==> flow/design.v <==
module timer (
    input wire           clk,
    input wire           rst,
    input wire           start,
    input wire           restart,
    input wire [31:0]    threshold,
    output reg           time_out
);
reg [31:0] counter;
always @(posedge clk or negedge rst) 
begin
    if (!rst) 
    begin
        counter  <= 'b0;
        time_out <= 1'b0;
    end 
    else if (start) 
    begin
        if(!restart)
        begin
            counter <= counter + 'b1;
        end
        else
        begin
            counter <= 'b0;
        end
        if (counter == threshold) 
        begin
            time_out <= 1'b1;
            counter  <= 'd0 ;
        end
        else
        begin
            time_out <= 1'b0;
        end
    end
    else
    begin
        counter <= 'd0;
    end
end
endmodule
module card_handling #(parameter    C_WIDTH   = 6,
                                    P_WIDTH   = 16,
                                    B_WIDTH   = 20,
                                    USERS_NUM = 10)
(
    input wire                  clk,
    input wire                  rst,
    input wire [C_WIDTH-1:0]    card_number,
    input wire                  card_in,
    input wire                  card_out,
    input wire                  operation_done,
    input wire [B_WIDTH-1:0]    updated_balance,
    output reg [P_WIDTH-1:0]    password,
    output reg [B_WIDTH-1:0]    balance,
    output reg                  pass_en     
);
reg [P_WIDTH-1:0] password_rom ;
always @(*)
begin
    case (card_number)
    'd0    : password_rom = 'b0011_0011_0111_0000 ;
    'd1    : password_rom = 'b0011_0101_0000_0110 ;
    'd2    : password_rom = 'b0100_0000_0111_0110 ;
    'd3    : password_rom = 'b0011_0011_0111_0000 ;
    'd4    : password_rom = 'b0101_0010_1001_1000 ;
    'd5    : password_rom = 'b0110_0110_0011_1001 ;
    'd6    : password_rom = 'b0010_0010_1000_0100 ;
    'd7    : password_rom = 'b1001_0001_0010_0101 ;
    'd8    : password_rom = 'b1000_0110_0101_0111 ;
    'd9    : password_rom = 'b0101_0111_1001_0001 ;
    default: password_rom = 'b0 ;
    endcase
end
reg [B_WIDTH*USERS_NUM-1:0] balance_memory ;
reg [B_WIDTH-1:0]           balance_rd ;
localparam [B_WIDTH*USERS_NUM-1:0] BALANCE_INIT = {
    20'd15000 , 20'd40000 , 20'd25000 , 20'd20000 , 20'd4000   ,
    20'd100000, 20'd200000, 20'd10000 , 20'd50000 , 20'd2200   } ;
genvar i ;
generate
for (i = 0 ; i < USERS_NUM ; i = i + 1)
begin : g_balance
    always @(posedge clk or negedge rst) 
    begin
        if (!rst) 
        begin
            balance_memory[i*B_WIDTH +: B_WIDTH] <= BALANCE_INIT[i*B_WIDTH +: B_WIDTH] ;
        end
        else if((card_number == i) && (card_out || operation_done))
        begin
            balance_memory[i*B_WIDTH +: B_WIDTH] <= updated_balance ;
        end
    end
end
endgenerate
integer k ;
always @(*)
begin
    balance_rd = 'b0 ;
    for (k = 0 ; k < USERS_NUM ; k = k + 1)
    begin
        if (card_number == k)
        begin
            balance_rd = balance_memory[k*B_WIDTH +: B_WIDTH] ;
        end
    end
end
always @(posedge clk or negedge rst) 
begin
    if (!rst) 
    begin
        password <= 'b0 ;
        balance  <= 'b0 ;
    end 
    else 
    begin
        if(card_number < USERS_NUM)
        begin
            if(card_in)
            begin
                password <= password_rom ;
                balance  <= balance_rd  ;
            end
        end
        else
        begin
            password <= 'b0 ;
            balance  <= 'b0 ;
        end
    end
end
always @(posedge clk or negedge rst) 
begin
    if(!rst)
    begin
        pass_en <= 1'b0 ;
    end
    else if(card_number < USERS_NUM)
    begin
        pass_en <= card_in ;
    end
    else begin
    end
end
endmodule
module user_interface #(parameter  	P_WIDTH = 16,
                            		B_WIDTH = 20 )
(
    input wire                      clk,
    input wire                      rst,
	input wire                      card_in,
    input wire                      button_0,
    input wire                      button_1,
    input wire                      button_2,
    input wire                      button_3,
    input wire                      button_4,
    input wire                      button_5,
    input wire                      button_6,
    input wire                      button_7,
    input wire                      button_8,
    input wire                      button_9,
    input wire                      enter_button,
    input wire                      cancel_button,
	input wire                      multiple_100_button,
    input wire                      multiple_1000_button,
    input wire                      withdraw_button,
    input wire                      deposit_button,
    input wire                      show_balance,
    input wire                      another_service,
    input wire                      English_button,
    input wire                      Arabic_button,
	output reg     [B_WIDTH-1:0]    entry_value,  
    output reg     [P_WIDTH-1:0]    in_password,  
	output reg     [1:0]            operation,
	output reg     [1:0]	        language
);
reg  [1:0]  count ; 
reg  [3:0]  temp1, temp2, temp3, temp4 ;
reg     [P_WIDTH-1:0]    in_password_temp;
reg     [B_WIDTH-1:0]    entry_value_temp;
reg                 withdraw_hold, withdraw_100_hold, withdraw_1000_hold ;
reg                 withdraw_hold_reg, withdraw_100_hold_reg, withdraw_1000_hold_reg ;
always @(posedge clk or negedge rst) 
begin
	if(!rst)
	begin
		withdraw_hold_reg      <= 1'b0;
		withdraw_100_hold_reg  <= 1'b0;
		withdraw_1000_hold_reg <= 1'b0;
	end
	else
	begin
		withdraw_hold_reg      <= withdraw_hold ;
		withdraw_100_hold_reg  <= withdraw_100_hold ;
		withdraw_1000_hold_reg <= withdraw_1000_hold ;
	end
end
always @(posedge clk or negedge rst) 
begin
	if(!rst)
	begin
		in_password     <= 'b0;
		entry_value  <= 'b0;
	end
	else
	begin
		in_password     <= in_password_temp ;
		entry_value     <= entry_value_temp ;
	end
end
always @(*) 
begin
	if(withdraw_button || deposit_button)
	begin
		entry_value_temp = entry_value ;
		withdraw_hold       = 1'b1; 
		withdraw_100_hold   = 1'b0;
		withdraw_1000_hold  = 1'b0;
	end
	else if(withdraw_hold_reg)
	begin
		entry_value_temp   = entry_value ;
		withdraw_hold      = withdraw_hold_reg ;
		withdraw_100_hold  = withdraw_100_hold_reg ;
		withdraw_1000_hold = withdraw_1000_hold_reg ;
		  if(multiple_100_button)
		begin
			entry_value_temp = entry_value ;
			withdraw_100_hold   = 1'b1;
			withdraw_hold       = 1'b1;
			withdraw_1000_hold  = 1'b0;
		end
		else if(withdraw_100_hold_reg)
		begin
			if(button_1)
			begin
				entry_value_temp = 'd100;
				withdraw_100_hold   = 1'b0;
				withdraw_hold       = 1'b0;
				withdraw_1000_hold  = 1'b0;
			end
			else if(button_2)
			begin
				entry_value_temp = 'd200 ;
				withdraw_100_hold   = 1'b0;
				withdraw_hold       = 1'b0;
				withdraw_1000_hold  = 1'b0;
			end
			else if(button_3)
			begin
				entry_value_temp = 'd300 ;
				withdraw_100_hold   = 1'b0;
				withdraw_hold       = 1'b0;
				withdraw_1000_hold  = 1'b0;
			end
			else if(button_4)
			begin
				entry_value_temp = 'd400 ;
				withdraw_100_hold   = 1'b0;
				withdraw_hold       = 1'b0;
				withdraw_1000_hold  = 1'b0;
			end
			else if(button_5)
			begin
				entry_value_temp      = 'd500 ;
				withdraw_100_hold   = 1'b0;
				withdraw_hold       = 1'b0;
				withdraw_1000_hold  = 1'b0;
			end
			else if(button_6)
			begin
				entry_value_temp      = 'd600 ;
				withdraw_100_hold   = 1'b0;
				withdraw_hold       = 1'b0;
				withdraw_1000_hold  = 1'b0;
			end
			else if(button_7)
			begin
				entry_value_temp      = 'd700 ;
				withdraw_100_hold   = 1'b0;
				withdraw_hold       = 1'b0;
				withdraw_1000_hold  = 1'b0;
			end
			else if(button_8)
			begin
				entry_value_temp      = 'd800 ;
				withdraw_100_hold   = 1'b0;
				withdraw_hold       = 1'b0;
				withdraw_1000_hold  = 1'b0;
			end
			else if(button_9)
			begin
				entry_value_temp      = 'd900 ;
				withdraw_100_hold   = 1'b0;
				withdraw_hold       = 1'b0;
				withdraw_1000_hold  = 1'b0;
			end
			else
			begin
				entry_value_temp = entry_value ;
				withdraw_100_hold   = 1'b1;
				withdraw_hold       = 1'b1;
				withdraw_1000_hold  = 1'b0;
			end
		end
		else if(multiple_1000_button)
		begin
			entry_value_temp = entry_value ;
			withdraw_hold      = 1'b1;
			withdraw_100_hold  = 1'b0;
			withdraw_1000_hold = 1'b1;
		end
		else if(withdraw_1000_hold_reg)
		begin
			if(button_1)
			begin
				entry_value_temp = 'd1000 ;
				withdraw_hold      = 1'b0;
				withdraw_100_hold  = 1'b0;
				withdraw_1000_hold = 1'b0;
			end
			else if(button_2)
			begin
				entry_value_temp = 'd2000 ;
				withdraw_hold      = 1'b0;
				withdraw_100_hold  = 1'b0;
				withdraw_1000_hold = 1'b0;
			end
			else if(button_3)
			begin
				entry_value_temp = 'd3000 ;
				withdraw_hold      = 1'b0;
				withdraw_100_hold  = 1'b0;
				withdraw_1000_hold = 1'b0;
			end
			else if(button_4)
			begin
				entry_value_temp = 'd4000 ;
				withdraw_hold      = 1'b0;
				withdraw_100_hold  = 1'b0;
				withdraw_1000_hold = 1'b0;
			end
			else if(button_5)
			begin
				entry_value_temp = 'd5000 ;
				withdraw_hold      = 1'b0;
				withdraw_100_hold  = 1'b0;
				withdraw_1000_hold = 1'b0;
			end
			else if(button_6)
			begin
				entry_value_temp = 'd6000 ;
				withdraw_hold      = 1'b0;
				withdraw_100_hold  = 1'b0;
				withdraw_1000_hold = 1'b0;
			end
			else if(button_7)
			begin
				entry_value_temp = 'd7000 ;
				withdraw_hold      = 1'b0;
				withdraw_100_hold  = 1'b0;
				withdraw_1000_hold = 1'b0;
			end
			else if(button_8)
			begin
				entry_value_temp = 'd8000 ;
				withdraw_hold      = 1'b0;
				withdraw_100_hold  = 1'b0;
				withdraw_1000_hold = 1'b0;
			end
			else if(button_9)
			begin
				entry_value_temp = 'd9000 ;
				withdraw_hold      = 1'b0;
				withdraw_100_hold  = 1'b0;
				withdraw_1000_hold = 1'b0;
			end
			else
			begin
				entry_value_temp = entry_value ;
				withdraw_hold      = 1'b1;
				withdraw_100_hold  = 1'b0;
				withdraw_1000_hold = 1'b1;
			end
		end 
	end
	else
	begin
		entry_value_temp = entry_value ;
		withdraw_hold      = 1'b0;
		withdraw_100_hold  = 1'b0;
		withdraw_1000_hold = 1'b0;
	end
end
always @(*) 
begin
	if(withdraw_button)
	begin
		operation = 2'b00 ;
	end
	else if(deposit_button)
	begin
		operation = 2'b01 ;
	end
	else if(show_balance)
	begin
		operation = 2'b10 ;
	end
	else
	begin
		operation = 2'b11 ;  
	end
end
always @(posedge clk or negedge rst) 
begin
    if(!rst)
    begin
        count <= 'b0;
		temp1 <= 'd0;
		temp2 <= 'd0;
		temp3 <= 'd0;
		temp4 <= 'd0;
    end
    else if(card_in)
	begin
		count <= 'b0 ;
	end
	else
    begin
        if(button_0)
        begin
		  if(count == 'd0)
		  begin
		   temp1 <= 'd0;
		   count <= count + 1'b1 ;
		  end
		  else if(count == 'd1)
		  begin
		   temp2 <= 'd0;
		   count <= count + 1'b1 ;
		  end
		  else if(count == 'd2)
		  begin
		   temp3 <= 'd0;
		   count <= count + 1'b1 ;
		  end
		  else
		  begin
		   temp4 <= 'd0;
		   count <= 1'b0 ;
		  end
        end
        else if (button_1) 
        begin
		  if(count == 'd0)
		  begin
		   temp1 <= 'd1;
		   count <= count + 1'b1 ;
		  end
		  else if(count == 'd1)
		  begin
		   temp2 <= 'd1;
		   count <= count + 1'b1 ;
		  end
		  else if(count == 'd2)
		  begin
		   temp3 <= 'd1;
		   count <= count + 1'b1 ;
		  end
		  else
		  begin
		   temp4 <= 'd1;
		   count <= 1'b0 ;
		  end
        end
        else if (button_2) 
        begin
		 if(count == 'd0)
		  begin
		   temp1 <= 'd2;
		   count <= count + 1'b1 ;
		  end
		  else if(count == 'd1)
		  begin
		   temp2 <= 'd2;
		   count <= count + 1'b1 ;
		  end
		  else if(count == 'd2)
		  begin
		   temp3 <= 'd2;
		   count <= count + 1'b1 ;
		  end
		  else
		  begin
		   temp4 <= 'd2;
		   count <= 1'b0 ;
		  end
        end
        else if (button_3) 
        begin
		 if(count == 'd0)
		  begin
		   temp1 <= 'd3;
		   count <= count + 1'b1 ;
		  end
		  else if(count == 'd1)
		  begin
		   temp2 <= 'd3;
		   count <= count + 1'b1 ;
		  end
		  else if(count == 'd2)
		  begin
		   temp3 <= 'd3;
		   count <= count + 1'b1 ;
		  end
		  else
		  begin
		   temp4 <= 'd3;
		   count <= 1'b0 ;
		  end
        end
        else if (button_4) 
        begin
		  if(count == 'd0)
		  begin
		   temp1 <= 'd4;
		   count <= count + 1'b1 ;
		  end
		  else if(count == 'd1)
		  begin
		   temp2 <= 'd4;
		   count <= count + 1'b1 ;
		  end
		  else if(count == 'd2)
		  begin
		   temp3 <= 'd4;
		   count <= count + 1'b1 ;
		  end
		  else
		  begin
		   temp4 <= 'd4;
		   count <= 1'b0 ;
		  end
        end
        else if (button_5) 
        begin
           if(count == 'd0)
		  begin
		   temp1 <= 'd5;
		   count <= count + 1'b1 ;
		  end
		  else if(count == 'd1)
		  begin
		   temp2 <= 'd5;
		   count <= count + 1'b1 ;
		  end
		  else if(count == 'd2)
		  begin
		   temp3 <= 'd5;
		   count <= count + 1'b1 ;
		  end
		  else
		  begin
		   temp4 <= 'd5;
		   count <= 1'b0 ;
		  end 
        end
        else if (button_6) 
        begin
		 if(count == 'd0)
		  begin
		   temp1 <= 'd6;
		   count <= count + 1'b1 ;
		  end
		  else if(count == 'd1)
		  begin
		   temp2 <= 'd6;
		   count <= count + 1'b1 ;
		  end
		  else if(count == 'd2)
		  begin
		   temp3 <= 'd6;
		   count <= count + 1'b1 ;
		  end
		  else
		  begin
		   temp4 <= 'd6;
		   count <= 1'b0 ;
		  end 
        end
        else if (button_7) 
        begin
            if(count == 'd0)
		  begin
		   temp1 <= 'd7;
		   count <= count + 1'b1 ;
		  end
		  else if(count == 'd1)
		  begin
		   temp2 <= 'd7;
		   count <= count + 1'b1 ;
		  end
		  else if(count == 'd2)
		  begin
		   temp3 <= 'd7;
		   count <= count + 1'b1 ;
		  end
		  else
		  begin
		   temp4 <= 'd7;
		   count <= 1'b0 ;
		  end 
        end
        else if (button_8) 
        begin
            if(count == 'd0)
		  begin
		   temp1 <= 'd8;
		   count <= count + 1'b1 ;
		  end
		  else if(count == 'd1)
		  begin
		   temp2 <= 'd8;
		   count <= count + 1'b1 ;
		  end
		  else if(count == 'd2)
		  begin
		   temp3 <= 'd8;
		   count <= count + 1'b1 ;
		  end
		  else
		  begin
		   temp4 <= 'd8;
		   count <= 1'b0 ;
		  end 
        end
        else if (button_9) 
        begin
            if(count == 'd0)
		  begin
		   temp1 <= 'd9;
		   count <= count + 1'b1 ;
		  end
		  else if(count == 'd1)
		  begin
		   temp2 <= 'd9;
		   count <= count + 1'b1 ;
		  end
		  else if(count == 'd2)
		  begin
		   temp3 <= 'd9;
		   count <= count + 1'b1 ;
		  end
		  else
		  begin
		   temp4 <= 'd9;
		   count <= 1'b0 ;
		  end 
        end
    end
end
always @(*) begin
    if(enter_button ) 
	begin
		in_password_temp = {temp1, temp2, temp3, temp4} ;
	end
	else
	begin
		in_password_temp = in_password ;
	end
end
always @(*) 
begin
	if(English_button)
	begin
		language = 2'b01;
	end	
	else if(Arabic_button)
	begin
		language = 2'b10;
	end
	else
	begin
		language = 2'b00;   
	end
end
endmodule
module ATM_FSM #(parameter  P_WIDTH = 16,
                            B_WIDTH = 20 )
(
    input wire              clk,
    input wire              rst,
    input wire                       time_out,
    input wire     [P_WIDTH-1:0]     user_password,
    input wire     [B_WIDTH-1:0]     current_balance,
    input wire                       pass_en,
    input wire     [P_WIDTH-1:0]     in_password,
    input wire                       enter_button,
    input wire                       cancel_button,
    input wire                       correction_button,
    input wire                       another_service,
    input wire     [1:0]             language,       
    input wire     [1:0]             operation,      
    input wire     [B_WIDTH-1:0]     actual_deposit_value,
    input wire     [B_WIDTH-1:0]     entry_value,
    output reg     [B_WIDTH-1:0]     updated_balance,
    output reg                       wrong_password,
    output reg                       operation_done,  
    output reg                       error,  
    output reg                       start_timer,  
    output wire                      restart_timer,  
    output reg                       card_out
);
localparam          IDLE             = 4'b0000 ,
                    LANGUAGE         = 4'b0001 ,
                    WRITE_PASS       = 4'b0010 ,
                    CHECK_PASS       = 4'b0011 ,
                    OPERATION        = 4'b0100 ,
                    WRITE_WITHDRAW   = 4'b0101 ,
                    WITHDRAW         = 4'b0110 ,
                    WRITE_DEPOSIT    = 4'b0111 ,
                    DEPOSIT          = 4'b1000 ,
                    BALANCE          = 4'b1001 ;
reg      [3:0]      current_state ,
                    next_state ;
reg      [B_WIDTH-1:0]     updated_balance_comb ;
reg      [1:0]    error_count ;
reg      [1:0]    error_count_reg ;
always @(posedge clk or negedge rst) 
begin
    if(!rst)
    begin
        error_count_reg <= 'b0 ;
    end
    else
    begin
        error_count_reg <= error_count ;
    end
end
reg                        op_done_reg ;
always @(posedge clk or negedge rst) 
begin
    if(!rst)
    begin
        op_done_reg <= 1'b0 ;
    end
    else
    begin
        op_done_reg <= operation_done && ((current_state == WITHDRAW) || (current_state == DEPOSIT)) ;
    end
end
always @(posedge clk or negedge rst) 
begin
    if(!rst)
    begin
        updated_balance <= 'b0 ;
    end
    else
    begin
        if(pass_en)
        begin
            updated_balance <= current_balance ;
        end
        else
        begin
            updated_balance <= updated_balance_comb ;
        end
    end   
end
always @ (posedge clk or negedge rst)
begin
    if(!rst)
    begin
        current_state <= IDLE ;
    end
    else
    begin
        current_state <= next_state ;
    end
end
always @ (*)
begin
    error_count = error_count_reg;
    case (current_state)
    IDLE : begin
        error_count = 'b0;
        if(pass_en)
        begin
            next_state = LANGUAGE ;
        end
        else
        begin
            next_state = IDLE ;
        end
    end
    LANGUAGE : begin
        if(time_out || cancel_button)  
        begin
            next_state = IDLE ;
        end
        else
        begin
            if(language == 2'b01 || language == 2'b10)
            begin
                next_state = WRITE_PASS ;
            end
            else
            begin
                next_state = LANGUAGE ;
            end
        end
    end
    WRITE_PASS : begin
        error_count = error_count_reg;
        if(time_out || cancel_button)
        begin
            next_state = IDLE ;
        end
        else if(enter_button)
        begin
            next_state = CHECK_PASS ;
        end
        else
        begin
            next_state = WRITE_PASS ;
        end
    end
    CHECK_PASS : begin
        if(wrong_password)  
        begin
            if(error_count_reg == 2'b10)
            begin
                error_count = 2'b0;
                next_state = IDLE ;
            end
            else
            begin
                error_count = error_count_reg + 'b1 ;
                next_state = WRITE_PASS ;
            end    
        end
        else
        begin
            error_count = 2'b0;
            next_state = OPERATION ;
        end
    end
    OPERATION : begin
        if(time_out || cancel_button)  
        begin
            next_state = IDLE ;
        end
        else
        begin
            if(operation == 2'b00)
            begin
                next_state = WRITE_WITHDRAW ;
            end
            else if(operation == 2'b01)
            begin
                next_state = WRITE_DEPOSIT ;
            end
            else if(operation == 2'b10)
            begin
                next_state = BALANCE ;
            end
            else
            begin
                next_state = OPERATION ;
            end
        end
    end
    WRITE_WITHDRAW : begin
         error_count = error_count_reg;
        if(time_out || cancel_button)
        begin
            next_state = IDLE ;
        end
        else
        begin
            if(enter_button)
            begin
                next_state = WITHDRAW ;
            end
            else 
            begin
                next_state = WRITE_WITHDRAW ;
            end
        end
    end
    WITHDRAW : begin
        if(operation_done)
        begin
            error_count = 2'b0;
            if(time_out || cancel_button)
            begin
                next_state = IDLE ;
            end
            else
            begin
                if(another_service)
                begin
                    next_state = OPERATION ;
                end
                else
                begin
                    next_state = WITHDRAW ;
                end
            end
        end
        else  
        begin
            if(error_count_reg == 2'b10)
            begin
                error_count = 2'b0;
                next_state = IDLE ;
            end
            else
            begin
                error_count = error_count_reg + 'b1 ;
                next_state = WRITE_WITHDRAW ;
            end
        end
    end
    WRITE_DEPOSIT : begin
         error_count = error_count_reg;
        if(time_out || cancel_button)
        begin
            next_state = IDLE ;
        end
        else
        begin
            if(enter_button)
            begin
                next_state = DEPOSIT ;
            end
            else
            begin
                next_state = WRITE_DEPOSIT ;
            end
        end
    end
    DEPOSIT : begin
        if(operation_done)
        begin
            error_count = 2'b0;
            if(time_out || cancel_button)
            begin
                next_state = IDLE ;
            end
            else
            begin
                if(another_service)
                begin
                    next_state = OPERATION ;
                end
                else
                begin
                    next_state = DEPOSIT ;
                end
            end 
        end
        else  
        begin
            if(error_count_reg == 2'b10)
            begin
                error_count = 2'b0;
                next_state = IDLE ;
            end
            else
            begin
                error_count = error_count_reg + 'b1 ;
                next_state = WRITE_DEPOSIT ;
            end
        end
    end
    BALANCE : begin
        if(time_out || cancel_button)
        begin
            next_state = IDLE ;
        end
        else
        begin
            if(another_service)
            begin
                next_state = OPERATION ;
            end
            else
            begin
                next_state = BALANCE ;
            end
        end
    end
    default : begin
        next_state = IDLE ;
    end
    endcase
end
always @ (*)
begin
    case (current_state)
    IDLE : begin
        wrong_password = 1'b0 ;
        operation_done = 1'b0 ;
        error = 1'b0 ;
        updated_balance_comb = updated_balance ; 
        start_timer = 1'b0 ;
        card_out = 1'b0 ;
    end
    LANGUAGE : begin
        wrong_password = 1'b0 ;
        operation_done = 1'b0 ;
        error = 1'b0 ;
        updated_balance_comb = updated_balance ; 
        start_timer = 1'b1 ;
        if(time_out || cancel_button) 
        begin
            card_out = 1'b1 ;
        end
        else
        begin
            card_out = 1'b0 ;
        end  
    end
    WRITE_PASS : begin
        wrong_password = 1'b0 ;
        operation_done = 1'b0 ;
        error = 1'b0 ;
        updated_balance_comb = updated_balance ; 
        start_timer = 1'b1 ;
        if(time_out || cancel_button) 
        begin
            card_out = 1'b1 ;
        end
        else
        begin
            card_out = 1'b0 ;
        end  
    end
    CHECK_PASS : begin
        operation_done = 1'b0 ;
        updated_balance_comb = updated_balance ; 
        start_timer = 1'b0 ;
        card_out = 1'b0 ;
        if(in_password == user_password)
        begin
            wrong_password = 1'b0 ;
            error = 1'b0 ;
        end
        else
        begin
            wrong_password = 1'b1 ;
            error = 1'b1 ;
        end
    end
    OPERATION : begin
        wrong_password = 1'b0 ;
        operation_done = 1'b0 ;
        error = 1'b0 ;
        updated_balance_comb = updated_balance ;
        start_timer = 1'b1 ;
        if(time_out || cancel_button) 
        begin
            card_out = 1'b1 ;
        end
        else
        begin
            card_out = 1'b0 ;
        end  
    end
    WRITE_WITHDRAW : begin
        wrong_password = 1'b0 ;
        operation_done = 1'b0 ;
        error = 1'b0 ;
        updated_balance_comb = updated_balance ; 
        start_timer = 1'b1 ;
        if(time_out || cancel_button) 
        begin
            card_out = 1'b1 ;
        end
        else
        begin
            card_out = 1'b0 ;
        end  
    end
    WITHDRAW : begin
        wrong_password = 1'b0 ;
        start_timer = 1'b1 ;
        if(!op_done_reg)  
        begin
            if(entry_value > current_balance)
            begin
                error = 1'b1 ;
                updated_balance_comb = updated_balance ;
                operation_done = 1'b0 ;
            end
            else
            begin
                error = 1'b0 ;
                updated_balance_comb = updated_balance - entry_value ;
                operation_done = 1'b1 ;
            end
        end
        else
        begin
            error = 1'b0 ;
            updated_balance_comb = updated_balance ;
            operation_done = 1'b1 ;
        end 
        if(time_out || cancel_button) 
        begin
            card_out = 1'b1 ;
        end
        else
        begin
            card_out = 1'b0 ;
        end  
    end
    WRITE_DEPOSIT : begin
        wrong_password = 1'b0 ;
        operation_done = 1'b0 ;
        error = 1'b0 ;
        updated_balance_comb = updated_balance ; 
        start_timer = 1'b1 ;
        if(time_out || cancel_button) 
        begin
            card_out = 1'b1 ;
        end
        else
        begin
            card_out = 1'b0 ;
        end  
    end
    DEPOSIT : begin
        wrong_password = 1'b0 ;
        start_timer = 1'b1 ;
        if(!op_done_reg)  
        begin
            if(entry_value == actual_deposit_value)
            begin
                error = 1'b0 ;
                updated_balance_comb = updated_balance + actual_deposit_value ;
                operation_done = 1'b1 ;
            end
            else
            begin
                error = 1'b1 ;
                updated_balance_comb = updated_balance ;
                operation_done = 1'b0 ;
            end
        end
        else
        begin
            error = 1'b0 ;
            updated_balance_comb = updated_balance ;
            operation_done = 1'b1 ;
        end
        if(time_out || cancel_button) 
        begin
            card_out = 1'b1 ;
        end
        else
        begin
            card_out = 1'b0 ;
        end   
    end
    BALANCE : begin
        wrong_password = 1'b0 ;
        operation_done = 1'b1 ;
        error = 1'b0 ;
        updated_balance_comb = updated_balance ; 
        start_timer = 1'b1 ;
        if(time_out || cancel_button) 
        begin
            card_out = 1'b1 ;
        end
        else
        begin
            card_out = 1'b0 ;
        end  
    end
    default : begin
        wrong_password = 1'b0 ;
        operation_done = 1'b0 ;
        error = 1'b0 ;
        updated_balance_comb = updated_balance ; 
        start_timer = 1'b0 ;
        card_out = 1'b0 ;
    end
    endcase
end
assign restart_timer = another_service || enter_button || (language == 2'b01) || (language == 2'b10) || (operation == 2'b00) || (operation == 2'b01) || (operation == 2'b10);
endmodule
module ATM_TOP #(parameter  P_WIDTH = 16,
                            B_WIDTH = 20, 
							C_WIDTH = 6)
( 
    input   wire                    clk,
    input   wire                    rst,
	input wire [C_WIDTH-1:0]         card_number,
	input wire                       card_in,
    input wire                      button_0,
    input wire                      button_1,
    input wire                      button_2,
    input wire                      button_3,
    input wire                      button_4,
    input wire                      button_5,
    input wire                      button_6,
    input wire                      button_7,
    input wire                      button_8,
    input wire                      button_9,
    input wire                      enter_button,
    input wire                      cancel_button,
    input wire                      withdraw_button,
    input wire                      deposit_button,
    input wire                      show_balance,
	input wire                      another_service,
    input wire                      English_button,
    input wire                      Arabic_button,
	input wire                      multiple_100_button,
    input wire                      multiple_1000_button,
    input wire     [B_WIDTH-1:0]     actual_deposit_value,
	input wire [31:0]                threshold,
	output wire	                         card_out,
	output wire  [B_WIDTH-1:0]     updated_balance,  
	output wire                    operation_done, 
	output wire                    error,
	output wire                    wrong_password
	);
wire  [B_WIDTH-1:0]         entry_value;
wire  [P_WIDTH-1:0]         password; 
wire  [B_WIDTH-1:0]         balance; 
wire                        pass_en; 
wire  [P_WIDTH-1:0]         in_password ;  
wire  [1:0]                 operation ;  
wire                         time_out ;  
wire                         start_timer ;  
wire                         restart_timer;  
wire     [1:0]               language ;
card_handling U0_card_handling (
    .clk(clk),
    .rst(rst),
    .card_number(card_number),
    .card_in(card_in),
	.card_out(card_out),
	.updated_balance(updated_balance),
    .password(password),
    .balance(balance),
	.operation_done(operation_done),
    .pass_en(pass_en)
);
user_interface U0_user_interface (
    .clk(clk),
    .rst(rst),
    .button_0(button_0),
	.button_1(button_1),
	.button_2(button_2),
	.button_3(button_3),
	.button_4(button_4),
	.button_5(button_5),
	.button_6(button_6),
	.button_7(button_7),
	.button_8(button_8),
	.button_9(button_9),
    .card_in(card_in),
	.multiple_100_button(multiple_100_button),
	.multiple_1000_button(multiple_1000_button),
    .enter_button(enter_button),
    .cancel_button(cancel_button),
    .withdraw_button(withdraw_button),
    .deposit_button(deposit_button),
	.show_balance(show_balance),
	.another_service(another_service),
	.English_button(English_button),
	.Arabic_button(Arabic_button),
	.entry_value(entry_value),
	.in_password(in_password),
	.operation(operation),
	.language(language)
);
timer U0_timer (
    .clk(clk),
    .rst(rst),
	.restart(restart_timer),
    .start(start_timer),
    .threshold(threshold),
    .time_out(time_out)
);
ATM_FSM U0_ATM_FSM (
    .clk(clk),
    .rst(rst),
    .time_out(time_out),
    .user_password(password),
    .current_balance(balance),
    .pass_en(pass_en),
	.card_out(card_out),
    .in_password(in_password),
    .enter_button(enter_button),
	.cancel_button(cancel_button),
	.correction_button(1'b0),
	.another_service(another_service),
	.language(language),
	.operation(operation),
	.entry_value(entry_value),
	.actual_deposit_value(actual_deposit_value),
	.updated_balance(updated_balance),
	.wrong_password(wrong_password),
	.operation_done(operation_done),
	.error(error),
	.start_timer(start_timer),
	.restart_timer(restart_timer)
);
endmodule
Tool chain data of ATM_TOP
Each step is given for the RTL above and for the edited RTL.
Lines under "orig" count in the file above, lines under "edited" in the edited file.
"diff": "edited" minus "orig" as printed here. "change_rel_pct": 100 x difference / "orig".
Library cell names are shortened.
{"block": "design", "top_module": "ATM_TOP", "clock": "clk", "cell_library": "sky130hd", "lib_corner": "tt_025C_1v80"}

Diff
The edit as a unified diff against the file above.
This change comes from a script, not from a designer. The edited design behaves differently; no optimisation was intended.
begin of diff
@@ -1289,4 +1289,7 @@
     .time_out(time_out)
 );
+wire [B_WIDTH-1:0] updated_balance_a, updated_balance_b;
+wire restart_timer_a, restart_timer_b;
+wire operation_done_a, operation_done_b;
 ATM_FSM U0_ATM_FSM (
     .clk(clk),
@@ -1306,10 +1309,20 @@
 	.entry_value(entry_value),
 	.actual_deposit_value(actual_deposit_value),
-	.updated_balance(updated_balance),
+	.updated_balance(updated_balance_a),
 	.wrong_password(wrong_password),
-	.operation_done(operation_done),
+	.operation_done(operation_done_a),
 	.error(error),
 	.start_timer(start_timer),
-	.restart_timer(restart_timer)
+	.restart_timer(restart_timer_a)
 );
+ATM_FSM U0_ATM_FSM_2 (.clk(clk), .rst(rst), .time_out(time_out), .user_password(password),
+    .current_balance(balance), .pass_en(pass_en), .in_password(in_password),
+    .enter_button(~enter_button), .cancel_button(cancel_button), .correction_button(1'b0),
+    .another_service(another_service), .language(language), .operation(operation),
+    .entry_value(entry_value), .actual_deposit_value(actual_deposit_value),
+    .updated_balance(updated_balance_b), .operation_done(operation_done_b),
+    .restart_timer(restart_timer_b));
+assign updated_balance = updated_balance_a ^ updated_balance_b;
+assign restart_timer = restart_timer_a ^ restart_timer_b;
+assign operation_done = operation_done_a ^ operation_done_b;
 endmodule
end of diff

Word-level counts
Source: Yosys, flattened and elaborated, memories not mapped. Widths are those after wreduce. Registers that Yosys merges into a memory's read port (data or address) are not register bits. Print and check cells do not count. Equal cells are merged and count once.
Yosys's memory passes give these memory sizes; they may raise the number of words (mostly to a power of two), join words into wider ones and drop unused or constant bits.
{"block": "bits", "element": "reg_bits", "orig": 354, "edited": 381, "diff": 27, "change_rel_pct": 7.63}
{"block": "bits", "element": "rom_bits", "orig": 240, "edited": 240, "diff": 0, "change_rel_pct": 0.00}
{"block": "bits", "element": "n_memories", "orig": 1, "edited": 1, "diff": 0, "change_rel_pct": 0.00}
{"block": "bits", "element": "wordCells", "orig": 384, "edited": 449, "diff": 65, "change_rel_pct": 16.93}
{"block": "mem_list", "element": "memory_list", "orig": "16 x 15 bit 1R0W", "edited": "16 x 15 bit 1R0W"}
{"block": "op_classes", "element": "n_addsub", "orig": 5, "edited": 8, "diff": 3, "change_rel_pct": 60.00}
{"block": "op_classes", "element": "n_cmp", "orig": 2, "edited": 2, "diff": 0, "change_rel_pct": 0.00}
{"block": "op_classes", "element": "equal", "orig": 36, "edited": 50, "diff": 14, "change_rel_pct": 38.89}
{"block": "op_classes", "element": "muxes", "orig": 265, "edited": 292, "diff": 27, "change_rel_pct": 10.19}
{"block": "op_classes", "element": "logic", "orig": 6, "edited": 10, "diff": 4, "change_rel_pct": 66.67}
{"block": "op_classes", "element": "reduce_and_logical", "orig": 40, "edited": 53, "diff": 13, "change_rel_pct": 32.50}
{"block": "op_table", "op": "two-way mux 4 bit", "orig": 147, "edited": 154, "diff": 7, "change_rel_pct": 4.76}
{"block": "op_table", "op": "logical OR 1 bit", "orig": 11, "edited": 18, "diff": 7, "change_rel_pct": 63.64}
{"block": "op_table", "op": "two-way mux 20 bit", "orig": 38, "edited": 43, "diff": 5, "change_rel_pct": 13.16}
{"block": "op_table", "op": "two-way mux 2 bit", "orig": 25, "edited": 30, "diff": 5, "change_rel_pct": 20.00}
{"block": "op_table", "op": "two-way mux 1 bit", "orig": 42, "edited": 46, "diff": 4, "change_rel_pct": 9.52}
{"block": "op_table", "op": "== test 4 x 3 -> 1 bit (second input constant)", "orig": 4, "edited": 8, "diff": 4, "change_rel_pct": 100.00}
{"block": "op_table", "op": "!= test 3 bit (second input constant)", "orig": 4, "edited": 7, "diff": 3, "change_rel_pct": 75.00}
{"block": "op_table", "op": "== test 4 x 2 -> 1 bit (second input constant)", "orig": 2, "edited": 4, "diff": 2, "change_rel_pct": 100.00}
{"block": "op_table", "op": "== test 4 bit (second input constant)", "orig": 2, "edited": 4, "diff": 2, "change_rel_pct": 100.00}
{"block": "op_table", "op": "two-way mux 3 bit", "orig": 2, "edited": 4, "diff": 2, "change_rel_pct": 100.00}
{"block": "op_table", "op": "bitwise XOR 1 bit", "orig": 0, "edited": 2, "diff": 2}
{"block": "op_table", "op": "logical AND 1 bit", "orig": 11, "edited": 12, "diff": 1, "change_rel_pct": 9.09}
{"block": "op_table", "op": "inverter 1 bit", "orig": 6, "edited": 7, "diff": 1, "change_rel_pct": 16.67}
{"block": "op_table", "op": "== test 2 bit (second input constant)", "orig": 4, "edited": 5, "diff": 1, "change_rel_pct": 25.00}
{"block": "op_table", "op": "AND reduction 5 bit", "orig": 3, "edited": 4, "diff": 1, "change_rel_pct": 33.33}
{"block": "op_table", "op": "adder 2 x 1 -> 2 bit (second input constant)", "orig": 2, "edited": 3, "diff": 1, "change_rel_pct": 50.00}
{"block": "op_table", "op": "case mux 1 bit (select 3 bit)", "orig": 2, "edited": 3, "diff": 1, "change_rel_pct": 50.00}
{"block": "op_table", "op": "adder 20 bit", "orig": 1, "edited": 2, "diff": 1, "change_rel_pct": 100.00}
{"block": "op_table", "op": "== test 4 x 1 -> 1 bit (second input constant)", "orig": 1, "edited": 2, "diff": 1, "change_rel_pct": 100.00}
{"block": "op_table", "op": "zero test 4 bit", "orig": 1, "edited": 2, "diff": 1, "change_rel_pct": 100.00}
{"block": "op_table", "op": "case mux 2 bit (select 3 bit)", "orig": 1, "edited": 2, "diff": 1, "change_rel_pct": 100.00}
{"block": "op_table", "op": "case mux 20 bit (select 2 bit)", "orig": 1, "edited": 2, "diff": 1, "change_rel_pct": 100.00}
{"block": "op_table", "op": "case mux 4 bit (select 10 bit)", "orig": 1, "edited": 2, "diff": 1, "change_rel_pct": 100.00}
{"block": "op_table", "op": "nonzero test 3 bit", "orig": 1, "edited": 2, "diff": 1, "change_rel_pct": 100.00}
{"block": "op_table", "op": "nonzero test 4 bit", "orig": 1, "edited": 2, "diff": 1, "change_rel_pct": 100.00}
{"block": "op_table", "op": "OR reduction 2 bit", "orig": 1, "edited": 2, "diff": 1, "change_rel_pct": 100.00}
{"block": "op_table", "op": "subtractor 20 bit", "orig": 1, "edited": 2, "diff": 1, "change_rel_pct": 100.00}
{"block": "op_table", "op": "!= test 3 x 2 -> 1 bit (second input constant)", "orig": 0, "edited": 1, "diff": 1}
Operator kinds equal on both sides are left out: 26.
Not every row of either side is listed.

Longest topological paths
Depth = most cells in a row (Yosys ltp): at word level without a register or memory, in the mapped netlist without a sequential cell, where the memories' decode and read muxes count.
{"block": "logic_depth", "element": "depth_word", "orig": 15, "edited": 15, "diff": 0, "change_rel_pct": 0.00}
{"block": "logic_depth", "element": "ABC_AREA", "orig": "0", "edited": "0"}
{"block": "logic_depth", "element": "mapped_depth", "orig": 16, "edited": 16, "diff": 0, "change_rel_pct": 0.00}

Synthesis result
Source: synth_stat.txt of the flow (Yosys; design flattened, memories mapped). It holds for the ABC_AREA given above (unset counts as 0); a run with the other value may have another netlist.
{"block": "by_type", "cell_type": "mux2_4", "orig": 0, "edited": 180, "diff": 180}
{"block": "by_type", "cell_type": "mux2_2", "orig": 231, "edited": 59, "diff": -172, "change_rel_pct": -74.46}
{"block": "by_type", "cell_type": "a21oi_1", "orig": 69, "edited": 116, "diff": 47, "change_rel_pct": 68.12}
{"block": "by_type", "cell_type": "o211ai_1", "orig": 8, "edited": 41, "diff": 33, "change_rel_pct": 412.50}
{"block": "by_type", "cell_type": "dfrtp_1", "orig": 294, "edited": 326, "diff": 32, "change_rel_pct": 10.88}
{"block": "by_type", "cell_type": "nor2_1", "orig": 157, "edited": 186, "diff": 29, "change_rel_pct": 18.47}
{"block": "by_type", "cell_type": "nand3_1", "orig": 30, "edited": 54, "diff": 24, "change_rel_pct": 80.00}
{"block": "by_type", "cell_type": "a22oi_1", "orig": 2, "edited": 26, "diff": 24, "change_rel_pct": 1200.00}
{"block": "by_type", "cell_type": "o21ai_0", "orig": 114, "edited": 94, "diff": -20, "change_rel_pct": -17.54}
{"block": "by_type", "cell_type": "nor2b_1", "orig": 9, "edited": 29, "diff": 20, "change_rel_pct": 222.22}
{"block": "by_type", "cell_type": "xor2_1", "orig": 53, "edited": 72, "diff": 19, "change_rel_pct": 35.85}
{"block": "by_type", "cell_type": "ha_1", "orig": 43, "edited": 62, "diff": 19, "change_rel_pct": 44.19}
{"block": "by_type", "cell_type": "xnor2_1", "orig": 57, "edited": 73, "diff": 16, "change_rel_pct": 28.07}
{"block": "by_type", "cell_type": "buf_6", "orig": 1, "edited": 17, "diff": 16, "change_rel_pct": 1600.00}
{"block": "by_type", "cell_type": "buf_2", "orig": 24, "edited": 10, "diff": -14, "change_rel_pct": -58.33}
{"block": "by_type", "cell_type": "a211oi_1", "orig": 21, "edited": 9, "diff": -12, "change_rel_pct": -57.14}
{"block": "by_type", "cell_type": "o21ai_1", "orig": 13, "edited": 1, "diff": -12, "change_rel_pct": -92.31}
{"block": "by_type", "cell_type": "a31o_2", "orig": 1, "edited": 13, "diff": 12, "change_rel_pct": 1200.00}
Cell types equal on both sides are left out: 10.
Not every row of either side is listed.
{"block": "synth_totals", "element": "cell_count", "orig": 1748, "edited": 2024, "diff": 276, "change_rel_pct": 15.79}
{"block": "synth_totals", "element": "yosys_area_um2", "orig": 18380.1, "edited": 21824.7, "diff": 3444.6, "change_rel_pct": 18.74}
{"block": "synth_totals", "element": "seqArea_um2", "orig": 8854.7, "edited": 9681.8, "diff": 827.1, "change_rel_pct": 9.34}
{"block": "synth_totals", "element": "ffs", "orig": 351, "edited": 384, "diff": 33, "change_rel_pct": 9.40}
By module: a second synthesis without flattening, with its own total; a netlist apart from the flattened one above.
{"block": "unflattened", "element": "hier_cells", "orig": 1839, "edited": 2357, "diff": 518, "change_rel_pct": 28.17}
{"block": "unflattened", "element": "hier_area_um2", "orig": 19531.2, "edited": 23674.0, "diff": 4142.8, "change_rel_pct": 21.21}
Rows give one instance, submodules left out.
{"block": "modules_orig", "mod": "card_handling", "instances": 1, "n_cells": 935, "mod_area_um2": 11135.7, "mod_seq_area_um2": 5975.7}
{"block": "modules_orig", "mod": "ATM_FSM", "instances": 1, "n_cells": 495, "mod_area_um2": 3946.3, "mod_seq_area_um2": 827.0}
{"block": "modules_orig", "mod": "user_interface", "instances": 1, "n_cells": 203, "mod_area_um2": 2442.3, "mod_seq_area_um2": 1226.2}
{"block": "modules_orig", "mod": "timer", "instances": 1, "n_cells": 205, "mod_area_um2": 2003.2, "mod_seq_area_um2": 825.8}
{"block": "modules_orig", "mod": "ATM_TOP", "instances": 1, "n_cells": 1, "mod_area_um2": 3.8, "mod_seq_area_um2": 0.0}
{"block": "modules_edited", "mod": "card_handling", "instances": 1, "n_cells": 935, "mod_area_um2": 11135.7, "mod_seq_area_um2": 5975.7}
{"block": "modules_edited", "mod": "ATM_FSM", "instances": 2, "n_cells": 495, "mod_area_um2": 3946.3, "mod_seq_area_um2": 827.0}
{"block": "modules_edited", "mod": "user_interface", "instances": 1, "n_cells": 203, "mod_area_um2": 2442.3, "mod_seq_area_um2": 1226.2}
{"block": "modules_edited", "mod": "timer", "instances": 1, "n_cells": 205, "mod_area_um2": 2003.2, "mod_seq_area_um2": 825.8}
{"block": "modules_edited", "mod": "ATM_TOP", "instances": 1, "n_cells": 24, "mod_area_um2": 200.2, "mod_seq_area_um2": 0.0}

Timing after synthesis
Path of least setup slack by OpenSTA after synthesis, without wires, with an ideal clock, recovery checks aside; 20% of the period is set as input and as output delay. Where synthesis merged equal registers, the netlist keeps one of their names.
{"block": "synth_timing", "element": "kind", "orig": "input -> output", "edited": "input -> output"}
{"block": "synth_timing", "element": "from", "orig": "in actual_deposit_value[17]", "edited": "in actual_deposit_value[14]"}
{"block": "synth_timing", "element": "to", "orig": "out operation_done", "edited": "out operation_done"}
{"block": "synth_timing", "element": "tclk_ps", "orig": 6000, "edited": 6000, "diff": 0, "change_rel_pct": 0.00}
{"block": "synth_timing", "element": "input_delay_ps", "orig": 1200, "edited": 1200, "diff": 0, "change_rel_pct": 0.00}
{"block": "synth_timing", "element": "t_first_pin_ps", "orig": 1200, "edited": 1200, "diff": 0, "change_rel_pct": 0.00}
{"block": "synth_timing", "element": "arrival_time_ps", "orig": 2714, "edited": 3098, "diff": 384, "change_rel_pct": 14.15}
{"block": "synth_timing", "element": "required_ps", "orig": 4800, "edited": 4800, "diff": 0, "change_rel_pct": 0.00}
{"block": "synth_timing", "element": "setup_slack_ps", "orig": 2086, "edited": 1702, "diff": -384}
{"block": "synth_timing", "element": "path_delay_ps", "orig": 1514, "edited": 1898, "diff": 384, "change_rel_pct": 25.36}
{"block": "synth_timing", "element": "driving_pins", "orig": 6, "edited": 9, "diff": 3, "change_rel_pct": 50.00}
{"block": "synth_timing", "element": "n_path_buf", "orig": 0, "edited": 1, "diff": 1}
{"block": "synth_timing", "element": "period_less_setup_slack_ps", "orig": 3914, "edited": 4298, "diff": 384, "change_rel_pct": 9.81}
"path_delay_ps" = arrival - input delay + setup time.
At an output port there is no setup time.
"driving_pins" counts driving pins, that of a launching flip-flop among them; a cell with two outputs on the path counts twice.
"period_less_setup_slack_ps" is the clock period less the worst setup slack; recovery checks do not enter. This is arithmetic on one report: input and output delays are still those of the set period (20% each).
Between the ends stands the longest chain of elaborated cells between them, by number of cells; it is not shown to be the way that was timed. Of several equally long chains one is given.
Each line given opens the expression or statement behind the cell; cells for indexed reads and writes are added by Yosys, which also makes memories of some case tables.
{"block": "synth_via_orig", "path_cell_list": "or4_1 -> nor4_1 -> a41oi_1 -> a21oi_1 -> nand2_1 -> inv_1", "elab_chain_cells": 4}
{"block": "synth_rtl_orig", "element": "from (decl)", "line_no": 1224, "text": "input wire     [B_WIDTH-1:0]     actual_deposit_value,"}
{"block": "synth_rtl_orig", "element": "== test 20 bit", "line_no": 1141, "text": "if(entry_value == actual_deposit_value)"}
{"block": "synth_rtl_orig", "element": "two-way mux 1 bit", "line_no": 1141}
{"block": "synth_rtl_orig", "element": "two-way mux 1 bit", "line_no": 1139, "text": "if(!op_done_reg)"}
{"block": "synth_rtl_orig", "element": "case mux 1 bit (select 3 bit)", "line_no": 1003, "text": "case (current_state)"}
{"block": "synth_rtl_orig", "element": "to (decl)", "line_no": 1228, "text": "output wire operation_done,"}
{"block": "synth_via_edited", "path_cell_list": "nor4_1 -> nand2_1 -> or4_1 -> and2_4 -> nor3b_1 -> a211oi_4 -> xnor2_2 -> buf_6 -> inv_1", "elab_chain_cells": 5}
{"block": "synth_rtl_edited", "element": "from (decl)", "line_no": 1224, "text": "input wire     [B_WIDTH-1:0]     actual_deposit_value,"}
{"block": "synth_rtl_edited", "element": "== test 20 bit", "line_no": 1141, "text": "if(entry_value == actual_deposit_value)"}
{"block": "synth_rtl_edited", "element": "two-way mux 1 bit", "line_no": 1141}
{"block": "synth_rtl_edited", "element": "two-way mux 1 bit", "line_no": 1139, "text": "if(!op_done_reg)"}
{"block": "synth_rtl_edited", "element": "case mux 1 bit (select 3 bit)", "line_no": 1003, "text": "case (current_state)"}
{"block": "synth_rtl_edited", "element": "bitwise XOR 1 bit", "line_no": 1327, "text": "assign operation_done = operation_done_a ^ operation_done_b;"}
{"block": "synth_rtl_edited", "element": "to (decl)", "line_no": 1228, "text": "output wire operation_done,"}

Path in the finished layout
From the final timing report of the runs of pair 1: the path of least setup slack in the routed layout; clock arrival at registers is part of the times.
The report prints the path's times to 10 ps; the period is as set.
{"block": "layout_timing", "element": "kind", "orig": "input -> output", "edited": "input -> output"}
{"block": "layout_timing", "element": "from", "orig": "in actual_deposit_value[18]", "edited": "in actual_deposit_value[17]"}
{"block": "layout_timing", "element": "to", "orig": "out operation_done", "edited": "out operation_done"}
{"block": "layout_timing", "element": "tclk_ps", "orig": 5350, "edited": 5350, "diff": 0, "change_rel_pct": 0.00}
{"block": "layout_timing", "element": "input_delay_ps", "orig": 1070, "edited": 1070, "diff": 0, "change_rel_pct": 0.00}
{"block": "layout_timing", "element": "t_first_pin_ps", "orig": 1070, "edited": 1070, "diff": 0, "change_rel_pct": 0.00}
{"block": "layout_timing", "element": "arrival_time_ps", "orig": 3880, "edited": 4140, "diff": 260, "change_rel_pct": 6.70}
{"block": "layout_timing", "element": "required_ps", "orig": 4280, "edited": 4280, "diff": 0, "change_rel_pct": 0.00}
{"block": "layout_timing", "element": "setup_slack_ps", "orig": 400, "edited": 140, "diff": -260}
{"block": "layout_timing", "element": "driving_pins", "orig": 8, "edited": 10, "diff": 2, "change_rel_pct": 25.00}
{"block": "layout_timing", "element": "n_path_buf", "orig": 2, "edited": 2, "diff": 0, "change_rel_pct": 0.00}
Between the ends stands the longest chain of elaborated cells between them, by number of cells; it is not shown to be the way that was timed. Of several equally long chains one is given.
{"block": "layout_via_orig", "path_cell_list": "clkdlybuf4s50_1 -> or4_1 -> nor4_1 -> a41oi_1 -> a21oi_1 -> nand2_1 -> inv_1 -> clkdlybuf4s50_1", "elab_chain_cells": 4}
{"block": "layout_rtl_orig", "element": "from (decl)", "line_no": 1224, "text": "input wire     [B_WIDTH-1:0]     actual_deposit_value,"}
{"block": "layout_rtl_orig", "element": "== test 20 bit", "line_no": 1141, "text": "if(entry_value == actual_deposit_value)"}
{"block": "layout_rtl_orig", "element": "two-way mux 1 bit", "line_no": 1141}
{"block": "layout_rtl_orig", "element": "two-way mux 1 bit", "line_no": 1139, "text": "if(!op_done_reg)"}
{"block": "layout_rtl_orig", "element": "case mux 1 bit (select 3 bit)", "line_no": 1003, "text": "case (current_state)"}
{"block": "layout_rtl_orig", "element": "to (decl)", "line_no": 1228, "text": "output wire operation_done,"}
{"block": "layout_via_edited", "path_cell_list": "clkdlybuf4s50_1 -> nor4_2 -> nand2_1 -> or4_1 -> and2_4 -> nor3b_1 -> a211oi_4 -> xnor2_4 -> inv_1 -> clkdlybuf4s50_1", "elab_chain_cells": 5}
{"block": "layout_rtl_edited", "element": "from (decl)", "line_no": 1224, "text": "input wire     [B_WIDTH-1:0]     actual_deposit_value,"}
{"block": "layout_rtl_edited", "element": "== test 20 bit", "line_no": 1141, "text": "if(entry_value == actual_deposit_value)"}
{"block": "layout_rtl_edited", "element": "two-way mux 1 bit", "line_no": 1141}
{"block": "layout_rtl_edited", "element": "two-way mux 1 bit", "line_no": 1139, "text": "if(!op_done_reg)"}
{"block": "layout_rtl_edited", "element": "case mux 1 bit (select 3 bit)", "line_no": 1003, "text": "case (current_state)"}
{"block": "layout_rtl_edited", "element": "bitwise XOR 1 bit", "line_no": 1327, "text": "assign operation_done = operation_done_a ^ operation_done_b;"}
{"block": "layout_rtl_edited", "element": "to (decl)", "line_no": 1228, "text": "output wire operation_done,"}

Flow runs
Runs of the flow (Yosys, OpenROAD) on both versions; the two runs of a pair have the same settings. The constraints put input and output delay at 20% of the set period each and load the outputs with 0.01 pF.
{"block": "settings_pair_1", "CORE_UTILIZATION": 40, "period_ns": 5.35, "CAP_MARGIN": 20, "CORE_MARGIN": 2, "SLEW_MARGIN": 20}
{"block": "measured_pair_1", "element": "yosys_chip_area_um2", "orig": 18380.1, "edited": 21824.7, "diff": 3444.6, "change_rel_pct": 18.74}
{"block": "measured_pair_1", "element": "total_die_area_um2", "orig": 47681.1, "edited": 56446.6, "diff": 8765.5, "change_rel_pct": 18.38}
{"block": "measured_pair_1", "element": "final_util_pct", "orig": 47.0, "edited": 47.0, "diff": 0.0}
{"block": "measured_pair_1", "element": "ws_setup_ps", "orig": 395, "edited": 139, "diff": -256}
{"block": "measured_pair_1", "element": "timing.setup.tns_ps", "orig": 0, "edited": 0, "diff": 0}
{"block": "measured_pair_1", "element": "ws_hold_ps", "orig": 488, "edited": 473, "diff": -15}
{"block": "settings_pair_2", "CAP_MARGIN": 10, "CORE_UTILIZATION": 57, "GPL_ROUTABILITY_DRIVEN": 1, "MAX_ROUTING_LAYER": "met5", "MIN_ROUTING_LAYER": "met1", "PLACE_DENSITY_LB_ADDON": 0.13, "SETUP_SLACK_MARGIN": 1.33, "period_ns": 9.34, "CORE_MARGIN": 2, "SLEW_MARGIN": 20}
{"block": "measured_pair_2", "element": "yosys_chip_area_um2", "orig": 18380.1, "edited": 21824.7, "diff": 3444.6, "change_rel_pct": 18.74}
{"block": "measured_pair_2", "element": "total_die_area_um2", "orig": 33697.9, "edited": 39870.1, "diff": 6172.2, "change_rel_pct": 18.32}
{"block": "measured_pair_2", "element": "final_util_pct", "orig": 66.2, "edited": 65.4, "diff": -0.8}
{"block": "measured_pair_2", "element": "ws_setup_ps", "orig": 2666, "edited": 2058, "diff": -608}
{"block": "measured_pair_2", "element": "timing.setup.tns_ps", "orig": 0, "edited": 0, "diff": 0}
{"block": "measured_pair_2", "element": "ws_hold_ps", "orig": 496, "edited": 482, "diff": -14}
